==> flow/design.v <==
module ALU(Zero, ALU_Result, InputData1, InputData2, shamt, ALU_Control);
input [31:0] InputData1, InputData2;
input [4:0] shamt;
input [3:0] ALU_Control;
output Zero;
output reg [31:0] ALU_Result;
assign Zero = (ALU_Result == 0) ? 1 : 0;
always @ (*)
begin
	case(ALU_Control)
		4'd1: begin 
			ALU_Result <= InputData1+InputData2;
		       end
		4'd2: begin 
			ALU_Result <= InputData1-InputData2;
		       end
		4'd3: begin 
			ALU_Result <= InputData2 << shamt;
		       end
		4'd4: begin 
			ALU_Result <= InputData2 >> shamt;
		       end
		4'd5: begin 
			ALU_Result <= InputData1&InputData2;
		       end
		4'd6: begin 
			ALU_Result <= InputData1|InputData2;
		       end
		4'd7: begin 
			ALU_Result <= ~(InputData1|InputData2);
		       end
		4'd8: begin 
			ALU_Result <= (InputData1<InputData2)? 1 : 0;
		       end
		4'd9: begin
			ALU_Result <= (InputData1 < InputData2);
		       end
		default: ALU_Result <= 0;
	endcase
end
endmodule
module ALU_Controller(ALU_Control,ALUOP,Function);
output reg [3:0] ALU_Control;
input wire [5:0] ALUOP;
input wire [5:0] Function;
always @ (*)
begin
	ALU_Control = 4'd0;	 
	case(ALUOP)
		6'h0:  
		begin
			case(Function)
				6'h20: ALU_Control = 4'd1;	 
				6'h22: ALU_Control = 4'd2;	 
				6'h0: ALU_Control = 4'd3;	 
				6'h2: ALU_Control = 4'd4;	 
				6'h24: ALU_Control = 4'd5;	 
				6'h25: ALU_Control = 4'd6;	 
				6'h27: ALU_Control = 4'd7;	 
				6'h2B: ALU_Control = 4'd8;	 
				6'h2A: ALU_Control = 4'd9;	 
			endcase
		end
		6'h8: ALU_Control = 4'd1;	 
		6'h23: ALU_Control = 4'd1;	 
		6'h21: ALU_Control = 4'd1;	 
		6'h25: ALU_Control = 4'd1;	 
		6'h2B: ALU_Control = 4'd1;	 
		6'hC : ALU_Control = 4'd5;	 
		6'hD : ALU_Control = 4'd6;	 
		6'h4 : ALU_Control = 4'd2;	 
	endcase
end  
endmodule
module SignExtender(ExtendedValue,HalfWord,Unsigned);
output reg [31:0]ExtendedValue;
input wire [15:0]HalfWord;
input wire Unsigned;
always @ (*) begin
	ExtendedValue[15:0] <= HalfWord;
	if(Unsigned==1)
		ExtendedValue[31:16] <= 0;
	else
		ExtendedValue[31:16] <= { 16 { HalfWord[15] } };
end
endmodule
module control_unit (
			beq, shift, aluSrc, regDst, memToReg,
			regWrite, memWrite, memRead, loadFullWord, loadSigned,
			instrOpCode, instrFunct);
	input [5:0] instrOpCode, instrFunct;
	output beq, shift, aluSrc, regDst, memToReg;
	output regWrite, memWrite, memRead, loadFullWord, loadSigned;
	assign beq = (instrOpCode == 6'h4);  
	assign shift = (instrOpCode == 6'h0) & (instrFunct == 6'h0 | instrFunct == 6'h2);  
	assign aluSrc = (instrOpCode == 6'h23 | instrOpCode == 6'h2B		 
			| instrOpCode == 6'h21 | instrOpCode == 6'h25		 
			| instrOpCode == 6'h8);					 
	assign regDst = ~aluSrc;
	assign regWrite = (instrOpCode != 6'h2B & instrOpCode != 6'h4);  
	assign memWrite = (instrOpCode == 6'h2B);  
	assign memRead = (instrOpCode == 6'h23 | instrOpCode == 6'h21 | instrOpCode == 6'h25);
	assign loadFullWord = (instrOpCode == 6'h23);
	assign loadSigned = (instrOpCode == 6'h23 | instrOpCode == 6'h21);
	assign memToReg = memRead;
endmodule
module fwd_unit(fwdA, fwdB,
		instrRs_E, instrRt_E, writeReg_M, writeReg_WB, regWrite_M, regWrite_WB);
	input [4:0] instrRs_E, instrRt_E, writeReg_M, writeReg_WB;
	input regWrite_M, regWrite_WB;
	output [1:0] fwdA, fwdB;
	wire fwd_ALU_A, fwd_Full_A;
	wire fwd_ALU_B, fwd_Full_B;
	wire fwd_ALU, fwd_Full;
	assign fwdA = { fwd_ALU_A, fwd_Full_A };
	assign fwdB = { fwd_ALU_B, fwd_Full_B };
	assign fwd_ALU = regWrite_M & (writeReg_M != 5'd0);
	assign fwd_Full = regWrite_WB & (writeReg_WB != 5'd0);
	assign fwd_ALU_A = fwd_ALU & (instrRs_E == writeReg_M);
	assign fwd_ALU_B = fwd_ALU & (instrRt_E == writeReg_M);
	assign fwd_Full_A = fwd_Full & (instrRs_E == writeReg_WB) & ~fwd_ALU_A;
	assign fwd_Full_B = fwd_Full & (instrRt_E == writeReg_WB) & ~fwd_ALU_B;
endmodule
module mux_4_x_32 (out, in0, in1, in2, in3, defaultWire, sel);
	input [1:0] sel;
	input [31:0] in0, in1, in2, in3, defaultWire;
	output reg [31:0] out;
	always @(*) begin
		case (sel)
			00: out <= in0;
			01: out <= in1;
			10: out <= in2;
			11: out <= in3;
			default: out <= defaultWire;
		endcase
	end
endmodule
module register_32 (wordOut, wordIn, write, reset, clk);
	input write, reset, clk;
	input [31:0] wordIn;
	output reg [31:0] wordOut;
	always @(posedge clk, posedge reset) begin
		if(reset) wordOut <= 32'd0;
		else if(write) wordOut <= wordIn;
	end
endmodule
module register_5 (wordOut, wordIn, write, reset, clk);
	input write, reset, clk;
	input [4:0] wordIn;
	output reg [4:0] wordOut;
	always @(posedge clk, posedge reset) begin
		if(reset) wordOut <= 4'd0;
		else if(write) wordOut <= wordIn;
	end
endmodule
module D_FlipFlop (bitOut, bitIn, write, reset, clk);
	input write, reset, clk;
	input bitIn;
	output reg bitOut;
	always @(posedge clk, posedge reset) begin
		if(reset) bitOut <= 1'd0;
		else if(write) bitOut <= bitIn;
	end
endmodule
module IF_ID_ppreg (instrOut, pcPlus4Out, instrIn, pcPlus4In, write, reset, clk);
	input write, reset, clk;
	input [31:0] instrIn, pcPlus4In;
	output [31:0] instrOut, pcPlus4Out;
	register_32 instrReg (instrOut, instrIn, write, reset, clk);
	register_32 pcPlus4Reg (pcPlus4Out, pcPlus4In, write, reset, clk);
endmodule
module ID_EXE_ppreg (
	pcPlus4Out, pcPlus4In, syscallOut, syscallIn,
	instrRsOut, instrRsIn, instrRtOut, instrRtIn, instrRdOut, instrRdIn,
	imm32Out, imm32In, shamtOut, shamtIn,
	regData1Out, regData1In, regData2Out, regData2In,
	aluOpOut, aluOpIn, aluSrcOut, aluSrcIn, shiftOut, shiftIn,
	regDstOut, regDstIn, regWriteOut, regWriteIn,
	branchOut, branchIn, memToRegOut, memToRegIn,
	memWriteOut, memWriteIn, memReadOut, memReadIn,
	loadFullWordOut, loadFullWordIn, loadSignedOut, loadSignedIn,
	write, reset, clk);
	input write, reset, clk;
	input [31:0] pcPlus4In, imm32In, regData1In, regData2In;
	input [4:0] instrRsIn, instrRtIn, instrRdIn, shamtIn;
	input [3:0] aluOpIn;
	input aluSrcIn, shiftIn, regDstIn, regWriteIn, branchIn, memToRegIn;
	input memWriteIn, memReadIn, loadFullWordIn, loadSignedIn;
	input syscallIn;
	output [31:0] pcPlus4Out, imm32Out, regData1Out, regData2Out;
	output [4:0] instrRsOut, instrRtOut, instrRdOut, shamtOut;
	output [3:0] aluOpOut;
	output aluSrcOut, shiftOut, regDstOut, regWriteOut, branchOut, memToRegOut;
	output memWriteOut, memReadOut, loadFullWordOut, loadSignedOut;
	output syscallOut;
	wire [4:0] aluOpIn5, aluOpOut5;
	assign aluOpOut = aluOpOut5[3:0];
	assign aluOpIn5 = { 1'd0, aluOpIn };
	register_32 pcPlus4Reg (pcPlus4Out, pcPlus4In, write, reset, clk);
	register_32 imm32Reg (imm32Out, imm32In, write, reset, clk);
	register_32 regData1Reg (regData1Out, regData1In, write, reset, clk);
	register_32 regData2Reg (regData2Out, regData2In, write, reset, clk);
	register_5 instrRsReg (instrRsOut, instrRsIn, write, reset, clk);
	register_5 instrRtReg (instrRtOut, instrRtIn, write, reset, clk);
	register_5 instrRdReg (instrRdOut, instrRdIn, write, reset, clk);
	register_5 shamtReg (shamtOut, shamtIn, write, reset, clk);
	register_5 aluOpReg (aluOpOut5, aluOpIn5, write, reset, clk);
	D_FlipFlop aluSrcFF	(aluSrcOut, aluSrcIn, write, reset, clk);
	D_FlipFlop shiftFF	(shiftOut, shiftIn, write, reset, clk);
	D_FlipFlop regDstFF	(regDstOut, regDstIn, write, reset, clk);
	D_FlipFlop regWriteFF	(regWriteOut, regWriteIn, write, reset, clk);
	D_FlipFlop branchFF	(branchOut, branchIn, write, reset, clk);
	D_FlipFlop memToRegFF	(memToRegOut, memToRegIn, write, reset, clk);
	D_FlipFlop memWriteFF	(memWriteOut, memWriteIn, write, reset, clk);
	D_FlipFlop memReadFF	(memReadOut, memReadIn, write, reset, clk);
	D_FlipFlop loadFullWord	(loadFullWordOut, loadFullWordIn, write, reset, clk);
	D_FlipFlop loadSignedFF	(loadSignedOut, loadSignedIn, write, reset, clk);
	D_FlipFlop syscallFF	(syscallOut, syscallIn, write, reset, clk);
endmodule
module EXE_MEM_ppreg (
	syscallOut, syscallIn,
	regData2Out, regData2In, aluResultOut, aluResultIn,
	writeRegOut, writeRegIn,
	regWriteOut, regWriteIn, memToRegOut, memToRegIn,
	memWriteOut, memWriteIn, memReadOut, memReadIn,
	loadFullWordOut, loadFullWordIn, loadSignedOut, loadSignedIn,
	write, reset, clk);
	input write, reset, clk;
	input [31:0] regData2In, aluResultIn;
	input [4:0] writeRegIn;
	input regWriteIn, memToRegIn;
	input memWriteIn, memReadIn, loadFullWordIn, loadSignedIn;
	input syscallIn;
	output [31:0] regData2Out, aluResultOut;
	output [4:0] writeRegOut;
	output regWriteOut, memToRegOut;
	output memWriteOut, memReadOut, loadFullWordOut, loadSignedOut;
	output syscallOut;
	register_32 regData2Reg (regData2Out, regData2In, write, reset, clk);
	register_32 aluResultReg (aluResultOut, aluResultIn, write, reset, clk);
	register_5 writeRegReg (writeRegOut, writeRegIn, write, reset, clk);
	D_FlipFlop regWriteFF	(regWriteOut, regWriteIn, write, reset, clk);
	D_FlipFlop memToRegFF	(memToRegOut, memToRegIn, write, reset, clk);
	D_FlipFlop memWriteFF	(memWriteOut, memWriteIn, write, reset, clk);
	D_FlipFlop memReadFF	(memReadOut, memReadIn, write, reset, clk);
	D_FlipFlop loadFullWord	(loadFullWordOut, loadFullWordIn, write, reset, clk);
	D_FlipFlop loadSignedFF	(loadSignedOut, loadSignedIn, write, reset, clk);
	D_FlipFlop syscallFF	(syscallOut, syscallIn, write, reset, clk);
endmodule
module MEM_WB_ppreg (
	syscallOut, syscallIn,
	memDataOut, memDataIn, aluResultOut, aluResultIn,
	writeRegOut, writeRegIn,
	regWriteOut, regWriteIn, memToRegOut, memToRegIn,
	write, reset, clk);
	input write, reset, clk;
	input [31:0] memDataIn, aluResultIn;
	input [4:0] writeRegIn;
	input regWriteIn, memToRegIn;
	input syscallIn;
	output [31:0] memDataOut, aluResultOut;
	output [4:0] writeRegOut;
	output regWriteOut, memToRegOut;
	output syscallOut;
	register_32 memDataReg (memDataOut, memDataIn, write, reset, clk);
	register_32 aluResultReg (aluResultOut, aluResultIn, write, reset, clk);
	register_5 writeRegReg (writeRegOut, writeRegIn, write, reset, clk);
	D_FlipFlop regWriteFF	(regWriteOut, regWriteIn, write, reset, clk);
	D_FlipFlop memToRegFF	(memToRegOut, memToRegIn, write, reset, clk);
	D_FlipFlop syscallFF	(syscallOut, syscallIn, write, reset, clk);
endmodule
module RegisterFile(ReadData1,ReadData2,ReadReg1,ReadReg2,WriteReg,WriteData,RegWriteSignal,clk);
    input [4:0] ReadReg1, ReadReg2, WriteReg;
    input [31:0] WriteData;
    input clk, RegWriteSignal;
    output [31:0] ReadData1, ReadData2;
    reg [31:0] Registers[31:0];
	assign ReadData1 = (ReadReg1 == 0) ? 32'd0 : Registers[ReadReg1];
	assign ReadData2 = (ReadReg2 == 0) ? 32'd0 : Registers[ReadReg2];
    always @ (posedge clk)
    begin
        if(RegWriteSignal==1)
            Registers[WriteReg] <= WriteData; 
    end
endmodule
module mips_core (
	input         clk,
	input         rst,           
	output [31:0] imem_addr,     
	input  [31:0] imem_rdata,    
	output [31:0] dmem_addr,     
	output [31:0] dmem_wdata,    
	output        dmem_we,       
	input  [31:0] dmem_rdata,    
	output        halt           
);
	wire pipeReset = rst;
	wire pipeWrite = 1'b1;
	wire syscall_D, syscall_E, syscall_M, syscall_W;
	wire [31:0] pcValue, pcNext;
	wire [31:0] pcPlus4_F, pcPlus4_D, pcPlus4_E;
	wire [31:0] pcOffsetNextInst_E;
	wire pcSrc;
	wire [31:0] instruction, instruction_D;
	wire [5:0] instrOpCode, instrFunct;
	wire [15:0] instrImm;
	wire [4:0] instrRs, instrRs_E;
	wire [4:0] instrRt, instrRt_E;
	wire [4:0] instrRd, instrRd_E;
	wire [4:0] instrShamt;
	wire [31:0] imm32_D, imm32_E;
	wire [31:0] regData1, regData1_E;
	wire [31:0] regData2, regData2_E, regData2_M;
	wire [31:0] writeData;
	wire [4:0] readReg1, readReg2;
	wire [4:0] writeReg_E, writeReg_M, writeReg;
	wire regWrite_D, regWrite_E, regWrite_M, regWrite;
	wire [31:0] aluOprd1, aluOprd2_FWD, aluOprd2;
	wire [4:0] aluShamt;
	wire [3:0] aluOp_D, aluOp;
	wire [31:0] aluResult, aluResult_M, aluResult_W;
	wire aluZero;
	wire [31:0] memDataOut, memDataOut_W;
	wire memWrite_D, memRead_D, loadFullWord_D, loadSigned_D;
	wire memWrite_E, memRead_E, loadFullWord_E, loadSigned_E;
	wire memWrite_M, memRead_M, loadFullWord_M, loadSigned_M;
	wire branch_D, aluSrc_D, regDst_D;
	wire branch_E, aluSrc_E, regDst_E;
	wire memToReg_D, memToReg_E, memToReg_M, memToReg_W;
	wire shift_D, shift_E;
	wire [1:0] fwdA, fwdB;
	assign pcPlus4_F = pcValue + 4;
	assign pcOffsetNextInst_E = pcPlus4_E + (imm32_E << 2);
	assign pcSrc = branch_E & aluZero;
	assign pcNext = pcSrc ? pcOffsetNextInst_E : pcPlus4_F;
	assign imem_addr = pcValue;
	assign instruction = imem_rdata;
	assign instrOpCode = instruction_D[31:26];
	assign instrRs = instruction_D[25:21];
	assign instrRt = instruction_D[20:16];
	assign instrRd = instruction_D[15:11];
	assign instrFunct = instruction_D[5:0];
	assign instrShamt = instruction_D[10:6];
	assign instrImm = instruction_D[15:0];
	assign syscall_D = (instruction_D == 32'h0000000c);
	SignExtender offsetSignExtender (imm32_D, instrImm, 1'b0);
	assign readReg1 = instrRs;
	assign readReg2 = instrRt;
	assign aluOprd2 = aluSrc_E ? imm32_E : aluOprd2_FWD;
	mux_4_x_32 aluOprd1_fwdMux (aluOprd1, regData1_E, writeData, aluResult_M, 32'd0, regData1_E, fwdA);
	mux_4_x_32 aluOprd2_fwdMux (aluOprd2_FWD, regData2_E, writeData, aluResult_M, 32'd0, regData2_E, fwdB);
	assign writeReg_E = regDst_E ? instrRd_E : instrRt_E;
	assign dmem_addr = aluResult_M;
	assign dmem_wdata = regData2_M;
	assign dmem_we = memWrite_M;
	assign memDataOut[15:0] = dmem_rdata[15:0];
	assign memDataOut[31:16] = loadFullWord_M ? dmem_rdata[31:16] :
				   loadSigned_M ? {16{dmem_rdata[15]}} : 16'd0;
	assign writeData = memToReg_W ? memDataOut_W : aluResult_W;
	assign halt = syscall_W;
	register_32	PC (pcValue, pcNext, pipeWrite, pipeReset, clk);
	RegisterFile	reg_file (regData1, regData2, readReg1, readReg2, writeReg, writeData, regWrite, clk);
	ALU		alu (aluZero, aluResult, aluOprd1, aluOprd2, aluShamt, aluOp);
	ALU_Controller	aluControl (aluOp_D, instrOpCode, instrFunct);
	control_unit	CU (branch_D, shift_D, aluSrc_D, regDst_D, memToReg_D, regWrite_D,
				memWrite_D, memRead_D, loadFullWord_D, loadSigned_D,
				instrOpCode, instrFunct);
	fwd_unit	FU (fwdA, fwdB, instrRs_E, instrRt_E, writeReg_M, writeReg, regWrite_M, regWrite);
	IF_ID_ppreg IF_ID (instruction_D, pcPlus4_D, instruction, pcPlus4_F, pipeWrite, pipeReset, clk);
	ID_EXE_ppreg ID_EXE (
		pcPlus4_E, pcPlus4_D, syscall_E, syscall_D,
		instrRs_E, instrRs, instrRt_E, instrRt, instrRd_E, instrRd,
		imm32_E, imm32_D, aluShamt, instrShamt,
		regData1_E, regData1, regData2_E, regData2,
		aluOp, aluOp_D, aluSrc_E, aluSrc_D, shift_E, shift_D,
		regDst_E, regDst_D, regWrite_E, regWrite_D, branch_E, branch_D, memToReg_E, memToReg_D,
		memWrite_E, memWrite_D, memRead_E, memRead_D,
		loadFullWord_E, loadFullWord_D, loadSigned_E, loadSigned_D,
		pipeWrite, pipeReset, clk);
	EXE_MEM_ppreg EXE_MEM (
		syscall_M, syscall_E,
		regData2_M, regData2_E, aluResult_M, aluResult,
		writeReg_M, writeReg_E,
		regWrite_M, regWrite_E, memToReg_M, memToReg_E,
		memWrite_M, memWrite_E, memRead_M, memRead_E,
		loadFullWord_M, loadFullWord_E, loadSigned_M, loadSigned_E,
		pipeWrite, pipeReset, clk);
	MEM_WB_ppreg MEM_WB (
		syscall_W, syscall_M,
		memDataOut_W, memDataOut, aluResult_W, aluResult_M,
		writeReg, writeReg_M,
		regWrite, regWrite_M, memToReg_W, memToReg_M,
		pipeWrite, pipeReset, clk);
endmodule
--- tool output ---
### Tool chain data of mips_core

Each step is given for the RTL above and for the edited RTL.
Lines under "before" count in the file above, lines under "after" in the edited file.
"change": "after" minus "before" as printed here. "rel. change": 100 x difference / "before".
Library cell names are shortened.
The mark n/a stands for no value.

* design top: mips_core
* clock input: clk
* cell library: sky130hd
* timing corner: tt_025C_1v80

### Edit of the RTL

Unified diff, file above to edited file.
The edited RTL no longer does the same as the RTL above: the edit was made by script, with no optimisation intended.

```diff
@@ -4,5 +4,5 @@
 input [3:0] ALU_Control;
 output Zero;
-output reg [31:0] ALU_Result;
+output reg [23:0] ALU_Result;
 assign Zero = (ALU_Result == 0) ? 1 : 0;
 always @ (*)
```

### Word level

Source: Yosys, flattened and elaborated, memories not mapped. Widths are those after wreduce; folded enables and synchronous resets count as part of the registers. Registers that Yosys merges into a memory's read port (data or address) are not register bits. Print and check cells do not count.
Memory sizes are those after Yosys's memory passes, which may raise the word count (mostly to a power of two), join words into wider ones and drop unused or constant bits.

Operators by class
* $add $sub $neg: before 4, after 4, change 0, rel. change 0.00%
* $lt $le $gt $ge: before 2, after 2, change 0, rel. change 0.00%
* equality and inequality tests: before 34, after 34, change 0, rel. change 0.00%
* shifts and indexed selects: before 2, after 2, change 0, rel. change 0.00%
* muxes and demuxes: before 18, after 18, change 0, rel. change 0.00%
* bitwise logic cells: before 22, after 22, change 0, rel. change 0.00%
* reduce/logical cells: before 8, after 8, change 0, rel. change 0.00%

Operators with widths
* adder 32 bit: before 2, after 1, change -1, rel. change -50.00%
* bitwise AND 32 bit: before 1, after 0, change -1, rel. change -100.00%
* zero test 32 bit: before 1, after 0, change -1, rel. change -100.00%
* NOT 32 bit: before 1, after 0, change -1, rel. change -100.00%
* bitwise OR 32 bit: before 1, after 0, change -1, rel. change -100.00%
* case mux 32 bit (select 9 bit): before 1, after 0, change -1, rel. change -100.00%
* left shift 32 x 5 -> 32 bit: before 1, after 0, change -1, rel. change -100.00%
* >> shifter 32 x 5 -> 32 bit: before 1, after 0, change -1, rel. change -100.00%
* subtractor 32 bit: before 1, after 0, change -1, rel. change -100.00%
* adder 24 bit: before 0, after 1, change +1
* bitwise AND 24 bit: before 0, after 1, change +1
* zero test 24 bit: before 0, after 1, change +1
* NOT 24 bit: before 0, after 1, change +1
* bitwise OR 24 bit: before 0, after 1, change +1
* case mux 24 bit (select 9 bit): before 0, after 1, change +1
* left shift 32 x 5 -> 24 bit: before 0, after 1, change +1
* >> shifter 32 x 5 -> 24 bit: before 0, after 1, change +1
* subtractor 24 bit: before 0, after 1, change +1
* equality test 6 bit with constant B: before 11, after 11, change 0, rel. change 0.00%
* bitwise AND 1 bit: before 10, after 10, change 0, rel. change 0.00%
* 2-to-1 mux 32 bit: before 8, after 8, change 0, rel. change 0.00%
* bitwise OR 1 bit: before 6, after 6, change 0, rel. change 0.00%
* equality test 4 x 3 -> 1 bit with constant B: before 4, after 4, change 0, rel. change 0.00%
* equality test 5 bit: before 4, after 4, change 0, rel. change 0.00%
* equality test 6 x 4 -> 1 bit with constant B: before 3, after 3, change 0, rel. change 0.00%
* 2-to-1 mux 1 bit: before 3, after 3, change 0, rel. change 0.00%
* NOT 1 bit: before 3, after 3, change 0, rel. change 0.00%
* equality test 2 x 1 -> 1 bit with constant B: before 2, after 2, change 0, rel. change 0.00%

The list need not be complete.

Word-level totals
* register bits: before 388, after 372, change -16, rel. change -4.12%
* RAM bits: before 1024, after 1024, change 0, rel. change 0.00%
* memories kept: before 1, after 1, change 0, rel. change 0.00%
* input port bits: before 66, after 66, change 0, rel. change 0.00%
* cells after elaboration: before 127, after 127, change 0, rel. change 0.00%

Memory list
* shape (words x width / read and write ports): before reg_file.Registers 32x32 r2 w1, after reg_file.Registers 32x32 r2 w1

### Logic depth

Longest topological path by Yosys (ltp), each cell counted once; first at word level (registers and memories cut), then after technology mapping (sequential cells cut; the memories' decode and read muxes count).

Logic depth
* depth after elaboration: before 15, after 15, change 0, rel. change 0.00%
* ABC_AREA: before 0, after 0
* gate-level depth with buffers: before 29, after 31, change +2, rel. change +6.90%
* gate-level depth less buffers: before 26, after 26, change 0, rel. change 0.00%

### Mapped cells and area

Yosys stat after the flow's synthesis: flattened, memories mapped to cells. It holds for the ABC_AREA given above (unset counts as 0); a run with the other value may have another netlist.

Cells by type
* a21oi_1: before 162, after 96, change -66, rel. change -40.74%
* inv_1: before 147, after 85, change -62, rel. change -42.18%
* nand3_1: before 111, after 61, change -50, rel. change -45.05%
* nand4_1: before 24, after 51, change +27, rel. change +112.50%
* nor2_1: before 290, after 266, change -24, rel. change -8.28%
* o21ai_0: before 109, after 85, change -24, rel. change -22.02%
* clkbuf_1: before 202, after 179, change -23, rel. change -11.39%
* xnor2_1: before 52, after 74, change +22, rel. change +42.31%
* mux2i_1: before 135, after 115, change -20, rel. change -14.81%
* dfrtp_1: before 378, after 362, change -16, rel. change -4.23%
* nor2b_1: before 31, after 15, change -16, rel. change -51.61%
* or4_1: before 27, after 11, change -16, rel. change -59.26%
* and3_1: before 11, after 27, change +16, rel. change +145.45%
* o221ai_1: before 26, after 13, change -13, rel. change -50.00%
* nor3_1: before 59, after 47, change -12, rel. change -20.34%
* o21ai_1: before 16, after 4, change -12, rel. change -75.00%
* and2_1: before 7, after 19, change +12, rel. change +171.43%
* o211ai_1: before 33, after 44, change +11, rel. change +33.33%

The list need not be complete.

Synthesis totals
* mapped cells: before 4479, after 4222, change -257, rel. change -5.74%
* mapped area (um^2): before 70013.4, after 68495.7, change -1517.7, rel. change -2.17%
* flip-flop cells: before 1402, after 1386, change -16, rel. change -1.14%

The figures by module come from a second, unflattened synthesis with its own total; it is not the netlist above.

Unflattened totals
* cells (unflattened synthesis): before 5555, after 5157, change -398, rel. change -7.16%
* area total of the unflattened synthesis (um^2): before 79608.9, after 77237.8, change -2371.1, rel. change -2.98%

Rows give one instance, submodules left out.

By module, before
* RegisterFile: times used 1, cells 2400, area 46960.0 um^2
* register_32: times used 11, cells 69, area 1348.8 um^2
* ALU: times used 1, cells 1405, area 9758.1 um^2
* mips_core: times used 1, cells 514, area 3528.4 um^2
* mux_4_x_32: times used 2, cells 107, area 714.4 um^2
* register_5: times used 7, cells 11, area 185.2 um^2
* D_FlipFlop: times used 21, cells 3, area 43.8 um^2
* fwd_unit: times used 1, cells 38, area 287.8 um^2
* SignExtender: times used 1, cells 32, area 246.5 um^2
* ALU_Controller: times used 1, cells 32, area 217.7 um^2
* control_unit: times used 1, cells 20, area 125.1 um^2
* ID_EXE_ppreg: times used 1, cells 1, area 3.8 um^2
* EXE_MEM_ppreg: times used 1, cells 0, area 0.0 um^2
* IF_ID_ppreg: times used 1, cells 0, area 0.0 um^2
* MEM_WB_ppreg: times used 1, cells 0, area 0.0 um^2

By module, after
* RegisterFile: times used 1, cells 2400, area 46960.0 um^2
* register_32: times used 11, cells 69, area 1348.8 um^2
* ALU: times used 1, cells 1007, area 7387.1 um^2
* mips_core: times used 1, cells 514, area 3528.4 um^2
* mux_4_x_32: times used 2, cells 107, area 714.4 um^2
* register_5: times used 7, cells 11, area 185.2 um^2
* D_FlipFlop: times used 21, cells 3, area 43.8 um^2
* fwd_unit: times used 1, cells 38, area 287.8 um^2
* SignExtender: times used 1, cells 32, area 246.5 um^2
* ALU_Controller: times used 1, cells 32, area 217.7 um^2
* control_unit: times used 1, cells 20, area 125.1 um^2
* ID_EXE_ppreg: times used 1, cells 1, area 3.8 um^2
* EXE_MEM_ppreg: times used 1, cells 0, area 0.0 um^2
* IF_ID_ppreg: times used 1, cells 0, area 0.0 um^2
* MEM_WB_ppreg: times used 1, cells 0, area 0.0 um^2

### Path before layout

OpenSTA on the mapped netlist: ideal clock, no wires. The path of least setup slack (recovery checks aside). Input and output delay are each 20% of the period. Register names are those of the netlist, which keeps one name where synthesis merged equal registers.

Path post-synthesis
* path type: before register to register, after register to register
* start point: before register MEM_WB.writeRegReg.wordOut[1], after register MEM_WB.memToRegFF.bitOut
* end point: before register PC.wordOut[10], after register PC.wordOut[11]
* period (ns): before 10.0, after 10.0, change 0.0, rel. change 0.00%
* setup time (ns): before 0.125, after 0.125, change 0.000
* arrival (ns): before 6.493, after 6.777, change +0.284, rel. change +4.37%
* path slack (ns): before 3.382, after 3.097, change -0.285
* path delay (ns): before 6.618, after 6.902, change +0.284, rel. change +4.29%
* driving pins on the path: before 28, after 28, change 0, rel. change 0.00%
* path buffers: before 4, after 5, change +1, rel. change +25.00%
* synthesis period reached (ns): before 6.618, after 6.903, change +0.285, rel. change +4.31%

"path delay" = arrival - input delay + setup time.
"driving pins on the path": output pins that drive a net of the path, with the launching flip-flop's if there is one; two outputs of one cell count as two.
"synthesis period reached" is the clock period less the worst setup slack; recovery checks do not enter. This is arithmetic on one report: input and output delays are still those of the set period (20% each).
The rows between start and end are the longest chain of elaborated cells between them; the timing report does not say that the signal goes this way. Where chains are equally long, one stands for them.
Each line given opens the expression or statement behind the cell; cells for indexed reads and writes are added by Yosys, which also makes memories of some case tables.

On the way, post-synthesis, before:
* cell sequence: dfrtp_1 -> buf_2 -> xnor2_1 -> nand2_1 -> or4_1 -> buf_2 -> buf_6 -> or4_1 -> nand3_1 -> ha_1 -> inv_1 -> fa_1 -> nor2b_1 -> o31ai_1 -> a211o_1 -> a2111oi_0 -> nor3_1 -> o21ai_1 -> o211ai_1 -> a21oi_1 -> nor4b_1 -> o221ai_1 -> or3b_2 -> and4b_1 -> nand3b_1 -> nor4_4 -> buf_6 -> mux2_4
* cells in the longest elaborated chain: 14
* elaborated cells on any way between the ends: 28
* classes of those cells: add/sub (2); compare (2); eq/ne (4); shift (2); mux (7); logic (9); reduce/logical (2)

Ends and longest elaborated chain, post-synthesis, before
* start: declaration: line 150 `output reg [4:0] wordOut;`
* start: assignment: line 152 `if(reset) wordOut <= 4'd0;`
* start: assignment: line 153 `else if(write) wordOut <= wordIn;`
* nonzero test 5 bit: line 118 `assign fwd_Full = regWrite_WB & (writeReg_WB != 5'd0);`
* bitwise AND 1 bit: line 118
* bitwise AND 1 bit x2: line 122 `assign fwd_Full_B = fwd_Full & (instrRt_E == writeReg_WB) & ~fwd_ALU_B;`
* equality test 2 x 1 -> 1 bit: line 129 `case (sel)`
* 2-to-1 mux 32 bit: line 129
* 2-to-1 mux 32 bit: line 349 `assign aluOprd2 = aluSrc_E ? imm32_E : aluOprd2_FWD;`
* bitwise OR 32 bit: line 30 `ALU_Result <= ~(InputData1|InputData2);`
* NOT 32 bit: line 30
* case mux 32 bit (select 9 bit): line 10 `case(ALU_Control)`
* zero test 32 bit: line 7 `assign Zero = (ALU_Result == 0) ? 1 : 0;`
* 2-to-1 mux 1 bit: line 7
* bitwise AND 1 bit: line 334 `assign pcSrc = branch_E & aluZero;`
* 2-to-1 mux 32 bit: line 335 `assign pcNext = pcSrc ? pcOffsetNextInst_E : pcPlus4_F;`
* end: assignment: line 143 `if(reset) wordOut <= 32'd0;`
* end: assignment: line 144 `else if(write) wordOut <= wordIn;`
* end: declaration: line 141 `output reg [31:0] wordOut;`

On the way, post-synthesis, after:
* cell sequence: dfrtp_1 -> clkbuf_1 -> clkbuf_1 -> clkbuf_1 -> mux2i_1 -> inv_1 -> nand4_1 -> nand3_1 -> inv_1 -> ha_1 -> and3_1 -> nor2_1 -> xnor2_1 -> ha_1 -> or4_1 -> o211a_1 -> o21ai_0 -> a21o_1 -> o21ai_0 -> a2111oi_0 -> o211ai_1 -> or4_1 -> nor4b_1 -> nand4b_2 -> or3_1 -> buf_6 -> buf_12 -> mux2_4
* elaborated cells on any way between the ends: 19
* classes of those cells: add/sub (2); compare (2); shift (2); mux (8); logic (4); reduce/logical (1)

Ends and longest elaborated chain, post-synthesis, after
* start: declaration: line 159 `output reg bitOut;`
* start: assignment: line 161 `if(reset) bitOut <= 1'd0;`
* start: assignment: line 162 `else if(write) bitOut <= bitIn;`
* end: assignment: line 143 `if(reset) wordOut <= 32'd0;`
* end: assignment: line 144 `else if(write) wordOut <= wordIn;`
* end: declaration: line 141 `output reg [31:0] wordOut;`

after: No chain of elaborated cells between the ends is given.

### Worst path after layout

From the final timing report of the runs of pair 1: the path of least setup slack in the routed layout; clock arrival at registers is part of the times.

Path after layout
* path type: before register to register, after register to register
* start point: before register MEM_WB.writeRegReg.wordOut[4], after register MEM_WB.writeRegReg.wordOut[3]
* end point: before register PC.wordOut[1], after register PC.wordOut[15]
* period (ns): before 9.11, after 9.11, change 0.00, rel. change 0.00%
* setup time (ns): before 0.11, after 0.11, change 0.00
* arrival (ns): before 9.19, after 8.93, change -0.26, rel. change -2.83%
* path slack (ns): before 0.60, after 0.84, change +0.24
* driving pins on the path: before 23, after 28, change +5, rel. change +21.74%
* path buffers: before 2, after 2, change 0, rel. change 0.00%

The rows between start and end are the longest chain of elaborated cells between them; the timing report does not say that the signal goes this way. Where chains are equally long, one stands for them.

On the way, after layout, before:
* cell sequence: dfrtp_1 -> or3_4 -> nor3_2 -> or4_2 -> buf_4 -> nor3_1 -> o31ai_1 -> ha_1 -> or3_1 -> nor3_1 -> nand3_1 -> o41ai_1 -> a21o_1 -> nor4b_1 -> o21ai_0 -> o2bb2ai_1 -> o311ai_0 -> nand2_1 -> a2111oi_0 -> o2111ai_1 -> nor4_4 -> buf_12 -> mux2_2
* cells in the longest elaborated chain: 14
* elaborated cells on any way between the ends: 28
* classes of those cells: add/sub (2); compare (2); eq/ne (4); shift (2); mux (7); logic (9); reduce/logical (2)

Ends and longest elaborated chain, after layout, before
* start: declaration: line 150 `output reg [4:0] wordOut;`
* start: assignment: line 152 `if(reset) wordOut <= 4'd0;`
* start: assignment: line 153 `else if(write) wordOut <= wordIn;`
* nonzero test 5 bit: line 118 `assign fwd_Full = regWrite_WB & (writeReg_WB != 5'd0);`
* bitwise AND 1 bit: line 118
* bitwise AND 1 bit x2: line 122 `assign fwd_Full_B = fwd_Full & (instrRt_E == writeReg_WB) & ~fwd_ALU_B;`
* equality test 2 x 1 -> 1 bit: line 129 `case (sel)`
* 2-to-1 mux 32 bit: line 129
* 2-to-1 mux 32 bit: line 349 `assign aluOprd2 = aluSrc_E ? imm32_E : aluOprd2_FWD;`
* < comparator 32 bit: line 33 `ALU_Result <= (InputData1<InputData2)? 1 : 0;`
* 2-to-1 mux 1 bit: line 33
* case mux 32 bit (select 9 bit): line 10 `case(ALU_Control)`
* zero test 32 bit: line 7 `assign Zero = (ALU_Result == 0) ? 1 : 0;`
* 2-to-1 mux 1 bit: line 7
* bitwise AND 1 bit: line 334 `assign pcSrc = branch_E & aluZero;`
* 2-to-1 mux 32 bit: line 335 `assign pcNext = pcSrc ? pcOffsetNextInst_E : pcPlus4_F;`
* end: assignment: line 143 `if(reset) wordOut <= 32'd0;`
* end: assignment: line 144 `else if(write) wordOut <= wordIn;`
* end: declaration: line 141 `output reg [31:0] wordOut;`

On the way, after layout, after:
* cell sequence: dfrtp_1 -> or3_4 -> o31a_1 -> nand4_2 -> o211ai_1 -> nand2_1 -> a21oi_2 -> inv_2 -> nor4_2 -> nand4_1 -> nand2_1 -> xnor2_1 -> ha_1 -> o21ai_0 -> o21bai_1 -> o311a_1 -> or3_1 -> a32oi_1 -> nand4_1 -> o221ai_1 -> o21ai_1 -> nor4_1 -> nor4b_1 -> nand4b_2 -> buf_4 -> or3_2 -> buf_4 -> mux2_4
* cells in the longest elaborated chain: 14
* elaborated cells on any way between the ends: 28
* classes of those cells: add/sub (2); compare (2); eq/ne (4); shift (2); mux (7); logic (9); reduce/logical (2)

Ends and longest elaborated chain, after layout, after
* start: declaration: line 150 `output reg [4:0] wordOut;`
* start: assignment: line 152 `if(reset) wordOut <= 4'd0;`
* start: assignment: line 153 `else if(write) wordOut <= wordIn;`
* nonzero test 5 bit: line 118 `assign fwd_Full = regWrite_WB & (writeReg_WB != 5'd0);`
* bitwise AND 1 bit: line 118
* bitwise AND 1 bit x2: line 122 `assign fwd_Full_B = fwd_Full & (instrRt_E == writeReg_WB) & ~fwd_ALU_B;`
* equality test 2 x 1 -> 1 bit: line 129 `case (sel)`
* 2-to-1 mux 32 bit: line 129
* 2-to-1 mux 32 bit: line 349 `assign aluOprd2 = aluSrc_E ? imm32_E : aluOprd2_FWD;`
* bitwise OR 24 bit: line 30 `ALU_Result <= ~(InputData1|InputData2);`
* NOT 24 bit: line 30
* case mux 24 bit (select 9 bit): line 10 `case(ALU_Control)`
* zero test 24 bit: line 7 `assign Zero = (ALU_Result == 0) ? 1 : 0;`
* 2-to-1 mux 1 bit: line 7
* bitwise AND 1 bit: line 334 `assign pcSrc = branch_E & aluZero;`
* 2-to-1 mux 32 bit: line 335 `assign pcNext = pcSrc ? pcOffsetNextInst_E : pcPlus4_F;`
* end: assignment: line 143 `if(reset) wordOut <= 32'd0;`
* end: assignment: line 144 `else if(write) wordOut <= wordIn;`
* end: declaration: line 141 `output reg [31:0] wordOut;`

### Measured runs

Runs of the flow (Yosys, OpenROAD) on both versions; the two runs of a pair have the same settings. The constraints put input and output delay at 20% of the set period each and load the outputs with 0.01 pF.

Flow settings, pair 1:
* period_ns: 9.11
* CAP_MARGIN: 20
* CORE_MARGIN: 2
* CORE_UTILIZATION: 40
* SLEW_MARGIN: 20

Final reports, pair 1
* Yosys chip area after synthesis (um^2): before 70013.4, after 68495.7, change -1517.7, rel. change -2.17%
* area inside the die boundary (um^2): before 178396.0, after 174565.0, change -3831.0, rel. change -2.15%
* standard-cell area of the final layout (um^2): before 79622.6, after 77892.2, change -1730.4, rel. change -2.17%
* utilization of the finished layout (%): before 45.8, after 45.9, change +0.1
* smallest setup slack (ns): before 0.604, after 0.845, change +0.241
* total negative setup slack (ns): before 0.000, after 0.000, change 0.000
* final worst hold slack (ns): before 0.342, after 0.335, change -0.007
* power consumption (mW): before 17.504, after 16.213, change -1.291, rel. change -7.38%
* achieved clock period (ns): before 8.506, after 8.265, change -0.241, rel. change -2.83%

Flow settings, pair 2:
* ABC_AREA: 0
* CELL_PAD_IN_SITES_DETAIL_PLACEMENT: 0
* CORE_MARGIN: 3
* CORE_UTILIZATION: 31
* PLACE_DENSITY_LB_ADDON: 0.08
* SLEW_MARGIN: 35
* period_ns: 7.11
* CAP_MARGIN: 20

Final reports, pair 2
* Yosys chip area after synthesis (um^2): before 70013.4, after 68495.7, change -1517.7, rel. change -2.17%
* area inside the die boundary (um^2): before 231587.0, after 226628.0, change -4959.0, rel. change -2.14%
* standard-cell area of the final layout (um^2): before 84219.5, after 81336.8, change -2882.7, rel. change -3.42%
* utilization of the finished layout (%): before 37.7, after 37.2, change -0.5
* smallest setup slack (ns): before 0.166, after 0.197, change +0.031
* total negative setup slack (ns): before 0.000, after 0.000, change 0.000
* final worst hold slack (ns): before 0.341, after 0.334, change -0.007
* power consumption (mW): before 23.820, after 21.422, change -2.398, rel. change -10.07%
* achieved clock period (ns): before 6.944, after 6.913, change -0.031, rel. change -0.45%

"achieved clock period" = clock period - worst setup slack. The figure is calculated, with input and output delays left at 20% of the set period.
"power consumption" is the tool's figure for a default switching activity; nothing was simulated.
--- end ---
